==> flow/design.v <==
`timescale 1ns / 1ps
module decoder(
    input [1:0] in,
    output reg [3:0] out
    );
    always @(*) begin
        case(in)
            2'b00: out = 4'b1000;
            2'b01: out = 4'b0100;
            2'b10: out = 4'b0010;
            2'b11: out = 4'b0001;
        endcase
    end
endmodule
`timescale 1ns / 1ps
module ARITHMATIC_UNIT #(parameter width = 16)(
    input [width - 1:0] A,
    input [width - 1:0] B,
    input [1:0] ALU_FUN,
    input clk,rst,
    input Arith_Enable,
    output reg [width - 1:0] Arith_OUT,
    output reg Carry_OUT,
    output reg Arith_Flag
    );
    always@(posedge clk or negedge rst) begin
        if (!rst) begin
            Arith_OUT <= 0;
            Arith_Flag <= 0;
            Carry_OUT <= 0;        
        end
        else if (Arith_Enable) begin
            Arith_OUT <= 0;
            Carry_OUT <= 0;
            Arith_Flag <= 1;
            case (ALU_FUN)
                2'b00:
                begin
                    {Carry_OUT,Arith_OUT} <= A+B;
                end
                2'b01:
                begin
                    {Carry_OUT,Arith_OUT} <= A-B;
                end
                2'b10:
                begin
                    {Carry_OUT,Arith_OUT} <= A*B;
                end                
                2'b11:
                begin
                    {Carry_OUT,Arith_OUT} <= (B == 0) ? {1'b0, {width{1'b1}}} : A/B;
                end                
            endcase
        end
        else begin
            Arith_OUT <= 0;
            Arith_Flag <= 0;
            Carry_OUT <= 0;            
        end
    end
endmodule
`timescale 1ns / 1ps
module Logic_Unit #(parameter width = 16)(
    input [width - 1:0] A,
    input [width - 1:0] B,
    input [1:0] ALU_FUN,
    input clk,rst,
    input Logic_Enable,
    output reg [width - 1:0] Logic_OUT,
    output reg Logic_Flag
    );
 always@(posedge clk or negedge rst) begin
        if (!rst) begin
            Logic_OUT <= 0;
            Logic_Flag <= 0;
        end
        else if (Logic_Enable) begin
            Logic_OUT <= 0;
            Logic_Flag <= 1;
            case (ALU_FUN)
                2'b00:
                begin
                    Logic_OUT <= A&B;
                end
                2'b01:
                begin
                    Logic_OUT <= A|B;
                end
                2'b10:
                begin
                    Logic_OUT <= ~(A&B);
                end                
                2'b11:
                begin
                    Logic_OUT <= ~(A|B);
                end                
            endcase
        end
        else begin
            Logic_OUT <= 0;
            Logic_Flag <= 0;
        end
    end
endmodule
`timescale 1ns / 1ps
module CMP_Unit #(parameter width = 16)(
    input [width - 1:0] A,
    input [width - 1:0] B,
    input [1:0] ALU_FUN,
    input clk,rst,
    input CMP_Enable,
    output reg [width - 1:0] CMP_OUT,
    output reg CMP_Flag
    );
always@(posedge clk or negedge rst) begin
        if (!rst) begin
            CMP_OUT <= 0;
            CMP_Flag <= 0;
        end
        else if (CMP_Enable) begin
            CMP_OUT <= 0;
            CMP_Flag <= 1;
            case (ALU_FUN)
                2'b00:
                begin
                    CMP_OUT <= 0;
                end
                2'b01:
                begin
                    CMP_OUT <= (A==B);
                end
                2'b10:
                begin
                    CMP_OUT <= (A>B)? 2:0;
                end                
                2'b11:
                begin
                    CMP_OUT <= (A<B)? 3:0;
                end                
            endcase
        end
        else begin
            CMP_OUT <= 0;
            CMP_Flag <= 0;
        end
    end
endmodule
`timescale 1ns / 1ps
module Shift_Unit #(parameter width = 16)(
    input [width - 1:0] A,
    input [width - 1:0] B,
    input [1:0] ALU_FUN,
    input clk,rst,
    input Shift_Enable,
    output reg [width - 1:0] Shift_OUT,
    output reg Shift_Flag
    );
always@(posedge clk or negedge rst) begin
        if (!rst) begin
            Shift_OUT <= 0;
            Shift_Flag <= 0;
        end
        else if (Shift_Enable) begin
            Shift_OUT <= 0;
            Shift_Flag <= 1;
            case (ALU_FUN)
                2'b00:
                begin
                    Shift_OUT <= A>>1;
                end
                2'b01:
                begin
                    Shift_OUT <= A<<1;
                end
                2'b10:
                begin
                    Shift_OUT <= B>>1;
                end                
                2'b11:
                begin
                    Shift_OUT <= B<<1;
                end                
            endcase
        end
        else begin
            Shift_OUT <= 0;
            Shift_Flag <= 0;
        end
    end
endmodule
`timescale 1ns / 1ps
module ALU_TOP #(parameter width = 16)(
    input [width - 1:0] A,
    input [width - 1:0] B,
    input [3:0] ALU_FUN,
    input clk,rst,
    output  [width - 1:0] Arith_OUT,
    output  Carry_OUT,
    output  Arith_Flag,
    output  [width - 1:0] Logic_OUT,
    output  Logic_Flag,
    output  [width - 1:0] CMP_OUT,
    output  CMP_Flag,
    output  [width - 1:0] Shift_OUT,
    output  Shift_Flag
    );
wire [3:0] enables;
decoder d0 (ALU_FUN[3:2],enables);
ARITHMATIC_UNIT #(width) d1 (A,B,ALU_FUN[1:0],clk,rst,enables[3],Arith_OUT,Carry_OUT,Arith_Flag);
Logic_Unit #(width) d2 (A,B,ALU_FUN[1:0],clk,rst,enables[2],Logic_OUT,Logic_Flag);
CMP_Unit #(width) d3 (A,B,ALU_FUN[1:0],clk,rst,enables[1],CMP_OUT,CMP_Flag);
Shift_Unit #(width) d4 (A,B,ALU_FUN[1:0],clk,rst,enables[0],Shift_OUT,Shift_Flag);
endmodule
Reports on ALU_TOP
The steps from the RTL of ALU_TOP to its reports follow in flow order.
Line numbers count from 1 in the design file above.
{ "setup": {"top": "ALU_TOP", "clock_port": "clk", "cell_library": "sky130hd", "lib_corner": "tt_025C_1v80"} }

Word-level counts
Source: Yosys, flattened and elaborated, memories not mapped. Widths are those after wreduce; folded enables and synchronous resets count as part of the registers. Registers that Yosys merges into a memory's read port (data or address) are not register bits. Print and check cells do not count. Equal cells are merged and count once.
{ "bits": {"reg_bits": 69, "latch_bits": 0, "ramBits": 0, "mem_bits_ro": 0, "clocked_rd_ports_x_width": 0, "mem_count": 0, "inputBits": 38, "elab_cells": 47} }
{ "op_classes": {"addsub": 2, "n_mul": 1, "div": 1, "compare": 2, "n_eq": 7, "shift": 0, "mux": 18, "bitwise": 4, "n_reduce_logical": 3} }
{ "op_table": {"columns": ["operator", "n"], "rows": [
  ["16-bit by 16-bit divider with 17-bit output", 1],
  ["16-bit by 16-bit multiplier with 17-bit output", 1],
  ["16-bit parallel mux with 4-bit select", 4],
  ["16-bit two-way mux", 4],
  ["16-bit NOT", 2],
  ["16-bit by 16-bit adder with 17-bit output", 1],
  ["16-bit by 16-bit subtractor with 17-bit output", 1],
  ["17-bit two-way mux", 1],
  ["16-bit > comparator", 1],
  ["16-bit less-than comparator", 1],
  ["16-bit equality test", 1],
  ["16-bit bitwise AND", 1],
  ["16-bit OR", 1],
  ["16-bit zero test", 1],
  ["4-bit parallel mux with 4-bit select", 1],
  ["2-bit equality test (second input constant)", 4],
  ["1-bit two-way mux", 5],
  ["2-bit by 1-bit equality test with 1-bit output (second input constant)", 2],
  ["2-bit zero test", 2],
  ["1-bit parallel mux with 4-bit select", 1],
  ["2-bit two-way mux", 2]
]} }

Depth
Depth = most cells in a row (Yosys ltp): at word level without a register or memory, in the mapped netlist without a sequential cell, where the memories' decode and read muxes count.
{ "depth": {"depth_word": 4, "ABC_AREA": 0, "mapped_depth": 137, "depth_no_buf": 126} }

Synthesis result
Yosys stat after the flow's synthesis: flattened, memories mapped to cells. It holds for the ABC_AREA given above (unset counts as 0); a run with the other value may have another netlist.
{ "by_type": {"columns": ["cell", "n", "area_total_um2"], "rows": [
  ["sky130_fd_sc_hd__ha_1", 251, 3.14E+03],
  ["sky130_fd_sc_hd__fa_1", 96, 1.92E+03],
  ["sky130_fd_sc_hd__dfrtp_1", 55, 1376.32],
  ["sky130_fd_sc_hd__xnor2_1", 99, 867.082],
  ["sky130_fd_sc_hd__nand2_1", 221, 829.546],
  ["sky130_fd_sc_hd__nor2_1", 205, 769.488],
  ["sky130_fd_sc_hd__inv_1", 197, 739.459],
  ["sky130_fd_sc_hd__a21oi_1", 130, 650.624],
  ["sky130_fd_sc_hd__o21ai_0", 71, 355.341],
  ["sky130_fd_sc_hd__xor2_1", 40, 350.336],
  ["sky130_fd_sc_hd__o21a_1", 44, 330.317],
  ["sky130_fd_sc_hd__mux4_2", 14, 315.302],
  ["sky130_fd_sc_hd__nor3_1", 61, 305.293],
  ["sky130_fd_sc_hd__clkbuf_1", 71, 266.506],
  ["sky130_fd_sc_hd__a21o_1", 35, 262.752],
  ["sky130_fd_sc_hd__nor2b_1", 36, 225.216],
  ["sky130_fd_sc_hd__mux2i_1", 22, 220.211],
  ["sky130_fd_sc_hd__mux2_2", 19, 213.955]
]} }
Other cell types: 76; their cells: 433.
{ "synth_totals": {"cells": 2100, "synth_area_um2": 16369.4, "seqArea_um2": 1376.3, "ffs": 55, "buf_cells": 103} }
By module: a second synthesis without flattening, with its own total; a netlist apart from the flattened one above.
{ "unflattened": {"hier_cells": 2081, "hier_area_um2": 16326.9} }
Rows give one instance, submodules left out.
{ "modules": {"columns": ["module", "n_inst", "n_cells", "mod_area_um2", "seq_area_um2"], "rows": [
  ["ARITHMATIC_UNIT #(width=16)", 1, 1881, 14117.3, 450.4],
  ["Logic_Unit #(width=16)", 1, 56, 807.0, 425.4],
  ["Shift_Unit #(width=16)", 1, 55, 732.0, 425.4],
  ["CMP_Unit #(width=16)", 1, 85, 644.4, 75.1],
  ["decoder", 1, 4, 26.3, 0.0],
  ["ALU_TOP", 1, 0, 0.0, 0.0]
]} }

Worst setup path after synthesis
Path of least setup slack by OpenSTA after synthesis, without wires, with an ideal clock, recovery checks aside; 20% of the period is set as input and as output delay. Where synthesis merged equal registers, the netlist keeps one of their names.
{ "synth_path": {"path_type": "input port to flip-flop", "startpoint": "input port B[1]", "endpoint": "register d1.Arith_OUT[0]", "period_ps": 33000, "input_delay_ps": 6600, "launch_ps": 6600, "arrival_ps": 33445, "t_required_ps": 32869, "path_slack_ps": -577, "path_delay_ps": 26976, "driving_pins": 129, "n_path_buf": 12, "synth_period_reached_ps": 33577} }
"path_delay_ps" = arrival - input delay + setup time.
"driving_pins": output pins that drive a net of the path, with the launching flip-flop's if there is one; two outputs of one cell count as two.
"synth_period_reached_ps" is the clock period less the worst setup slack; recovery checks do not enter. This is arithmetic on one report: input and output delays are still those of the set period (20% each).
Between the ends stands the longest chain of elaborated cells between them, by number of cells; it is not shown to be the way that was timed. Of several equally long chains one is given.
A line is the first line of the expression or statement that the cell stems from. Yosys adds cells for indexed reads and writes and turns some case tables into memories.
At most two assigning lines are given for a register; there are more.
{ "synth_via": {"cell_sequence": "sky130_fd_sc_hd__clkbuf_1 > sky130_fd_sc_hd__clkinv_1 > sky130_fd_sc_hd__ha_1 > sky130_fd_sc_hd__a21oi_1 > sky130_fd_sc_hd__o31ai_1 > sky130_fd_sc_hd__ha_1 > sky130_fd_sc_hd__o21ai_0 > sky130_fd_sc_hd__a211oi_1 > sky130_fd_sc_hd__nand2_1 > sky130_fd_sc_hd__mux2_2 > sky130_fd_sc_hd__ha_1 > sky130_fd_sc_hd__a21o_1 > sky130_fd_sc_hd__o21a_1 > sky130_fd_sc_hd__o2111a_1 > sky130_fd_sc_hd__a211o_1 > sky130_fd_sc_hd__ha_1 > sky130_fd_sc_hd__or3_1 > sky130_fd_sc_hd__o221a_2 > (+93 left out) > sky130_fd_sc_hd__o211ai_1 > sky130_fd_sc_hd__a22oi_1 > sky130_fd_sc_hd__nand4_1 > sky130_fd_sc_hd__nand2_1 > sky130_fd_sc_hd__clkbuf_1 > sky130_fd_sc_hd__nor2_1 > sky130_fd_sc_hd__a21oi_1 > sky130_fd_sc_hd__ha_1 > sky130_fd_sc_hd__nor2b_1 > sky130_fd_sc_hd__o21a_1 > sky130_fd_sc_hd__o21a_1 > sky130_fd_sc_hd__o21a_1 > sky130_fd_sc_hd__o21ai_0 > sky130_fd_sc_hd__nand2b_1 > sky130_fd_sc_hd__a21oi_1 > sky130_fd_sc_hd__o311ai_0 > sky130_fd_sc_hd__a211oi_1 > sky130_fd_sc_hd__a31oi_1", "elab_chain_len": 4, "cone_cells": 5, "lines_between": 3} }
{ "synth_rtl": {"columns": ["element", "line_no", "rtl"], "rows": [
  ["from (decl)", 194, "input [width - 1:0] B,"],
  ["16-bit by 16-bit divider with 17-bit output", 51, "{Carry_OUT,Arith_OUT} <= (B == 0) ? {1'b0, {width{1'b1}}} : A/B;"],
  ["17-bit two-way mux", 51, null],
  ["16-bit parallel mux with 4-bit select", 36, "case (ALU_FUN)"],
  ["16-bit two-way mux", 32, "else if (Arith_Enable) begin"],
  ["to (assign)", 28, "Arith_OUT <= 0;"],
  ["to (assign)", 33, "Arith_OUT <= 0;"],
  ["to (decl)", 22, "output reg [width - 1:0] Arith_OUT,"]
]} }

Path in the finished layout
From the final timing report of run A: the path of least setup slack in the routed layout; clock arrival at registers is part of the times.
The path's times are printed in steps of 10 ps; the period is the one set.
{ "layout_path": {"path_type": "input port to flip-flop", "startpoint": "input port B[9]", "endpoint": "register d1.Arith_OUT[0]", "period_ps": 41300, "input_delay_ps": 8260, "launch_ps": 8260, "arrival_ps": 39360, "t_required_ps": 41480, "path_slack_ps": 2120, "driving_pins": 118, "n_path_buf": 1} }
Between the ends stands the longest chain of elaborated cells between them, by number of cells; it is not shown to be the way that was timed. Of several equally long chains one is given.
At most two assigning lines are given for a register; there are more.
{ "layout_via": {"cell_sequence": "sky130_fd_sc_hd__clkdlybuf4s50_1 > sky130_fd_sc_hd__nor4_2 > sky130_fd_sc_hd__and3_1 > sky130_fd_sc_hd__nand3_1 > sky130_fd_sc_hd__o31ai_1 > sky130_fd_sc_hd__ha_1 > sky130_fd_sc_hd__o21ai_0 > sky130_fd_sc_hd__a211oi_1 > sky130_fd_sc_hd__nand2_1 > sky130_fd_sc_hd__mux2_2 > sky130_fd_sc_hd__ha_1 > sky130_fd_sc_hd__a21o_1 > sky130_fd_sc_hd__o21a_1 > sky130_fd_sc_hd__o2111a_1 > sky130_fd_sc_hd__a211o_1 > sky130_fd_sc_hd__ha_1 > sky130_fd_sc_hd__or3_1 > sky130_fd_sc_hd__o221a_2 > (+82 left out) > sky130_fd_sc_hd__a21o_1 > sky130_fd_sc_hd__nor3_1 > sky130_fd_sc_hd__a22oi_1 > sky130_fd_sc_hd__nand4_1 > sky130_fd_sc_hd__nand2_2 > sky130_fd_sc_hd__nor2_1 > sky130_fd_sc_hd__a21oi_1 > sky130_fd_sc_hd__ha_1 > sky130_fd_sc_hd__nor2b_1 > sky130_fd_sc_hd__o21a_1 > sky130_fd_sc_hd__o21a_1 > sky130_fd_sc_hd__o21a_1 > sky130_fd_sc_hd__o21ai_0 > sky130_fd_sc_hd__nand2b_1 > sky130_fd_sc_hd__a21oi_1 > sky130_fd_sc_hd__o311ai_0 > sky130_fd_sc_hd__a211oi_1 > sky130_fd_sc_hd__a31oi_1", "elab_chain_len": 4, "cone_cells": 5, "lines_between": 3} }
{ "layout_rtl": {"columns": ["element", "line_no", "rtl"], "rows": [
  ["from (decl)", 194, "input [width - 1:0] B,"],
  ["16-bit by 16-bit divider with 17-bit output", 51, "{Carry_OUT,Arith_OUT} <= (B == 0) ? {1'b0, {width{1'b1}}} : A/B;"],
  ["17-bit two-way mux", 51, null],
  ["16-bit parallel mux with 4-bit select", 36, "case (ALU_FUN)"],
  ["16-bit two-way mux", 32, "else if (Arith_Enable) begin"],
  ["to (assign)", 28, "Arith_OUT <= 0;"],
  ["to (assign)", 33, "Arith_OUT <= 0;"],
  ["to (decl)", 22, "output reg [width - 1:0] Arith_OUT,"]
]} }

Below are 4 stored runs of the flow (Yosys, OpenROAD; platform sky130hd) on ALU_TOP, each with its settings and what was measured, unordered. Constraints: input delay and output delay 20% of the set period each, output load 0.01 pF.
"period_less_ws_ps" = clock period - worst setup slack. The figure is calculated, with input and output delays left at 20% of the set period.
By "timing.worst_path_ps" is meant the share of the clock period that the worst setup path is allowed (20% is reserved at inputs, 20% at outputs), minus its slack. Clock arrival times at its registers enter into it.
"power_mw" is the tool's figure for a default switching activity; nothing was simulated.
"timing.worst_path_ps" is known to 10 ps.

Run A
==> flow/run.sh <==
#!/bin/bash
# the make line also repeats the synthesis and layout settings of config.mk as NAME=value (left out here)
make -C /OpenROAD-flow-scripts/flow DESIGN_CONFIG=/design/flow/config.mk WORK_HOME=/design/flow/orfs CLKGATE_MAP_FILE= finish
==> flow/config.mk <==
export PLATFORM = sky130hd
export DESIGN_NAME = ALU_TOP
export DESIGN_NICKNAME = ALU_TOP
export VERILOG_FILES = /design/flow/design.v
export SDC_FILE = /design/flow/constraint.sdc
export NUM_CORES = 4
export LEC_CHECK = 0
export CAP_MARGIN = 20
export CORE_MARGIN = 2
export CORE_UTILIZATION = 40
export SLEW_MARGIN = 20
==> flow/constraint.sdc <==
create_clock -name core_clock -period 41.3 [get_ports {clk}]
set_input_delay 8.2600 -clock core_clock [delete_from_list [all_inputs] [get_ports {clk}]]
set_output_delay 8.2600 -clock core_clock [all_outputs]
set_load 0.01 [all_outputs]

==> results of run A, as JSON <==
{
  "synthArea_um2": 16369.4,
  "design.die.area_um2": 42557.6,
  "final_cell_area_um2": 17991.0,
  "final_util_frac": 0.443,
  "worstSetupSlack_ps": 2122,
  "power_mw": 0.6587,
  "period_less_ws_ps": 39178,
  "timing.worst_path_ps": 30920,
  "worstPathKind": "input port to flip-flop"
}

Run B
==> flow/run.sh <==
#!/bin/bash
# the make line also repeats the synthesis and layout settings of config.mk as NAME=value (left out here)
make -C /OpenROAD-flow-scripts/flow DESIGN_CONFIG=/design/flow/config.mk WORK_HOME=/design/flow/orfs CLKGATE_MAP_FILE= finish
==> flow/config.mk <==
export PLATFORM = sky130hd
export DESIGN_NAME = ALU_TOP
export DESIGN_NICKNAME = ALU_TOP
export VERILOG_FILES = /design/flow/design.v
export SDC_FILE = /design/flow/constraint.sdc
export NUM_CORES = 4
export LEC_CHECK = 0
export CAP_MARGIN = 20
export CELL_PAD_IN_SITES_GLOBAL_PLACEMENT = 2
export CORE_ASPECT_RATIO = 0.54
export CORE_MARGIN = 3
export CORE_UTILIZATION = 40
export CTS_CLUSTER_DIAMETER = 161
export CTS_CLUSTER_SIZE = 83
export GPL_ROUTABILITY_DRIVEN = 0
export MAX_ROUTING_LAYER = met4
export SETUP_SLACK_MARGIN = 5.0
export SLEW_MARGIN = 20
==> flow/constraint.sdc <==
create_clock -name core_clock -period 33.0 [get_ports {clk}]
set_input_delay 6.6000 -clock core_clock [delete_from_list [all_inputs] [get_ports {clk}]]
set_output_delay 6.6000 -clock core_clock [all_outputs]
set_load 0.01 [all_outputs]

==> results of run B, as JSON <==
{
  "synthArea_um2": 16369.4,
  "design.die.area_um2": 43502.9,
  "final_cell_area_um2": 21943.5,
  "final_util_frac": 0.554,
  "worstSetupSlack_ps": 1589,
  "power_mw": 0.9095,
  "period_less_ws_ps": 31411,
  "timing.worst_path_ps": 24810,
  "worstPathKind": "input port to flip-flop"
}

Run C
==> flow/run.sh <==
#!/bin/bash
# the make line also repeats the synthesis and layout settings of config.mk as NAME=value (left out here)
make -C /OpenROAD-flow-scripts/flow DESIGN_CONFIG=/design/flow/config.mk WORK_HOME=/design/flow/orfs CLKGATE_MAP_FILE= finish
==> flow/config.mk <==
export PLATFORM = sky130hd
export DESIGN_NAME = ALU_TOP
export DESIGN_NICKNAME = ALU_TOP
export VERILOG_FILES = /design/flow/design.v
export SDC_FILE = /design/flow/constraint.sdc
export NUM_CORES = 4
export LEC_CHECK = 0
export ABC_AREA = 0
export CAP_MARGIN = 10
export CELL_PAD_IN_SITES_DETAIL_PLACEMENT = 1
export CORE_MARGIN = 2
export CORE_UTILIZATION = 60
export CTS_CLUSTER_DIAMETER = 122
export GPL_TIMING_DRIVEN = 1
export MAX_ROUTING_LAYER = met4
export PLACE_DENSITY = 0.7
export SETUP_SLACK_MARGIN = 5.0
export SLEW_MARGIN = 25
export TNS_END_PERCENT = 40
==> flow/constraint.sdc <==
create_clock -name core_clock -period 49.5 [get_ports {clk}]
set_input_delay 9.9000 -clock core_clock [delete_from_list [all_inputs] [get_ports {clk}]]
set_output_delay 9.9000 -clock core_clock [all_outputs]
set_load 0.01 [all_outputs]

==> results of run C, as JSON <==
{
  "outcome": "stopped before the end: routing reported GRT-0232"
}

Run D
==> flow/run.sh <==
#!/bin/bash
# the make line also repeats the synthesis and layout settings of config.mk as NAME=value (left out here)
make -C /OpenROAD-flow-scripts/flow DESIGN_CONFIG=/design/flow/config.mk WORK_HOME=/design/flow/orfs CLKGATE_MAP_FILE= finish
==> flow/config.mk <==
export PLATFORM = sky130hd
export DESIGN_NAME = ALU_TOP
export DESIGN_NICKNAME = ALU_TOP
export VERILOG_FILES = /design/flow/design.v
export SDC_FILE = /design/flow/constraint.sdc
export NUM_CORES = 4
export LEC_CHECK = 0
export ABC_AREA = 1
export CAP_MARGIN = 25
export CELL_PAD_IN_SITES_DETAIL_PLACEMENT = 1
export CELL_PAD_IN_SITES_GLOBAL_PLACEMENT = 0
export CORE_MARGIN = 3
export CORE_UTILIZATION = 21
export CTS_CLUSTER_DIAMETER = 344
export CTS_CLUSTER_SIZE = 84
export GPL_ROUTABILITY_DRIVEN = 1
export GPL_TIMING_DRIVEN = 0
export HOLD_SLACK_MARGIN = 0.14
export MAX_ROUTING_LAYER = met4
export MIN_ROUTING_LAYER = met1
export PLACE_DENSITY_LB_ADDON = 0.14
export SETUP_SLACK_MARGIN = -2.0
export SLEW_MARGIN = 10
export TNS_END_PERCENT = 80
==> flow/constraint.sdc <==
create_clock -name core_clock -period 40.6 [get_ports {clk}]
set_input_delay 8.1200 -clock core_clock [delete_from_list [all_inputs] [get_ports {clk}]]
set_output_delay 8.1200 -clock core_clock [all_outputs]
set_load 0.01 [all_outputs]

==> results of run D, as JSON <==
{
  "synthArea_um2": 16256.8,
  "design.die.area_um2": 80786.7,
  "final_cell_area_um2": 18833.1,
  "final_util_frac": 0.247,
  "worstSetupSlack_ps": 1488,
  "power_mw": 0.6187,
  "period_less_ws_ps": 39112,
  "timing.worst_path_ps": 30990,
  "worstPathKind": "input port to flip-flop"
}
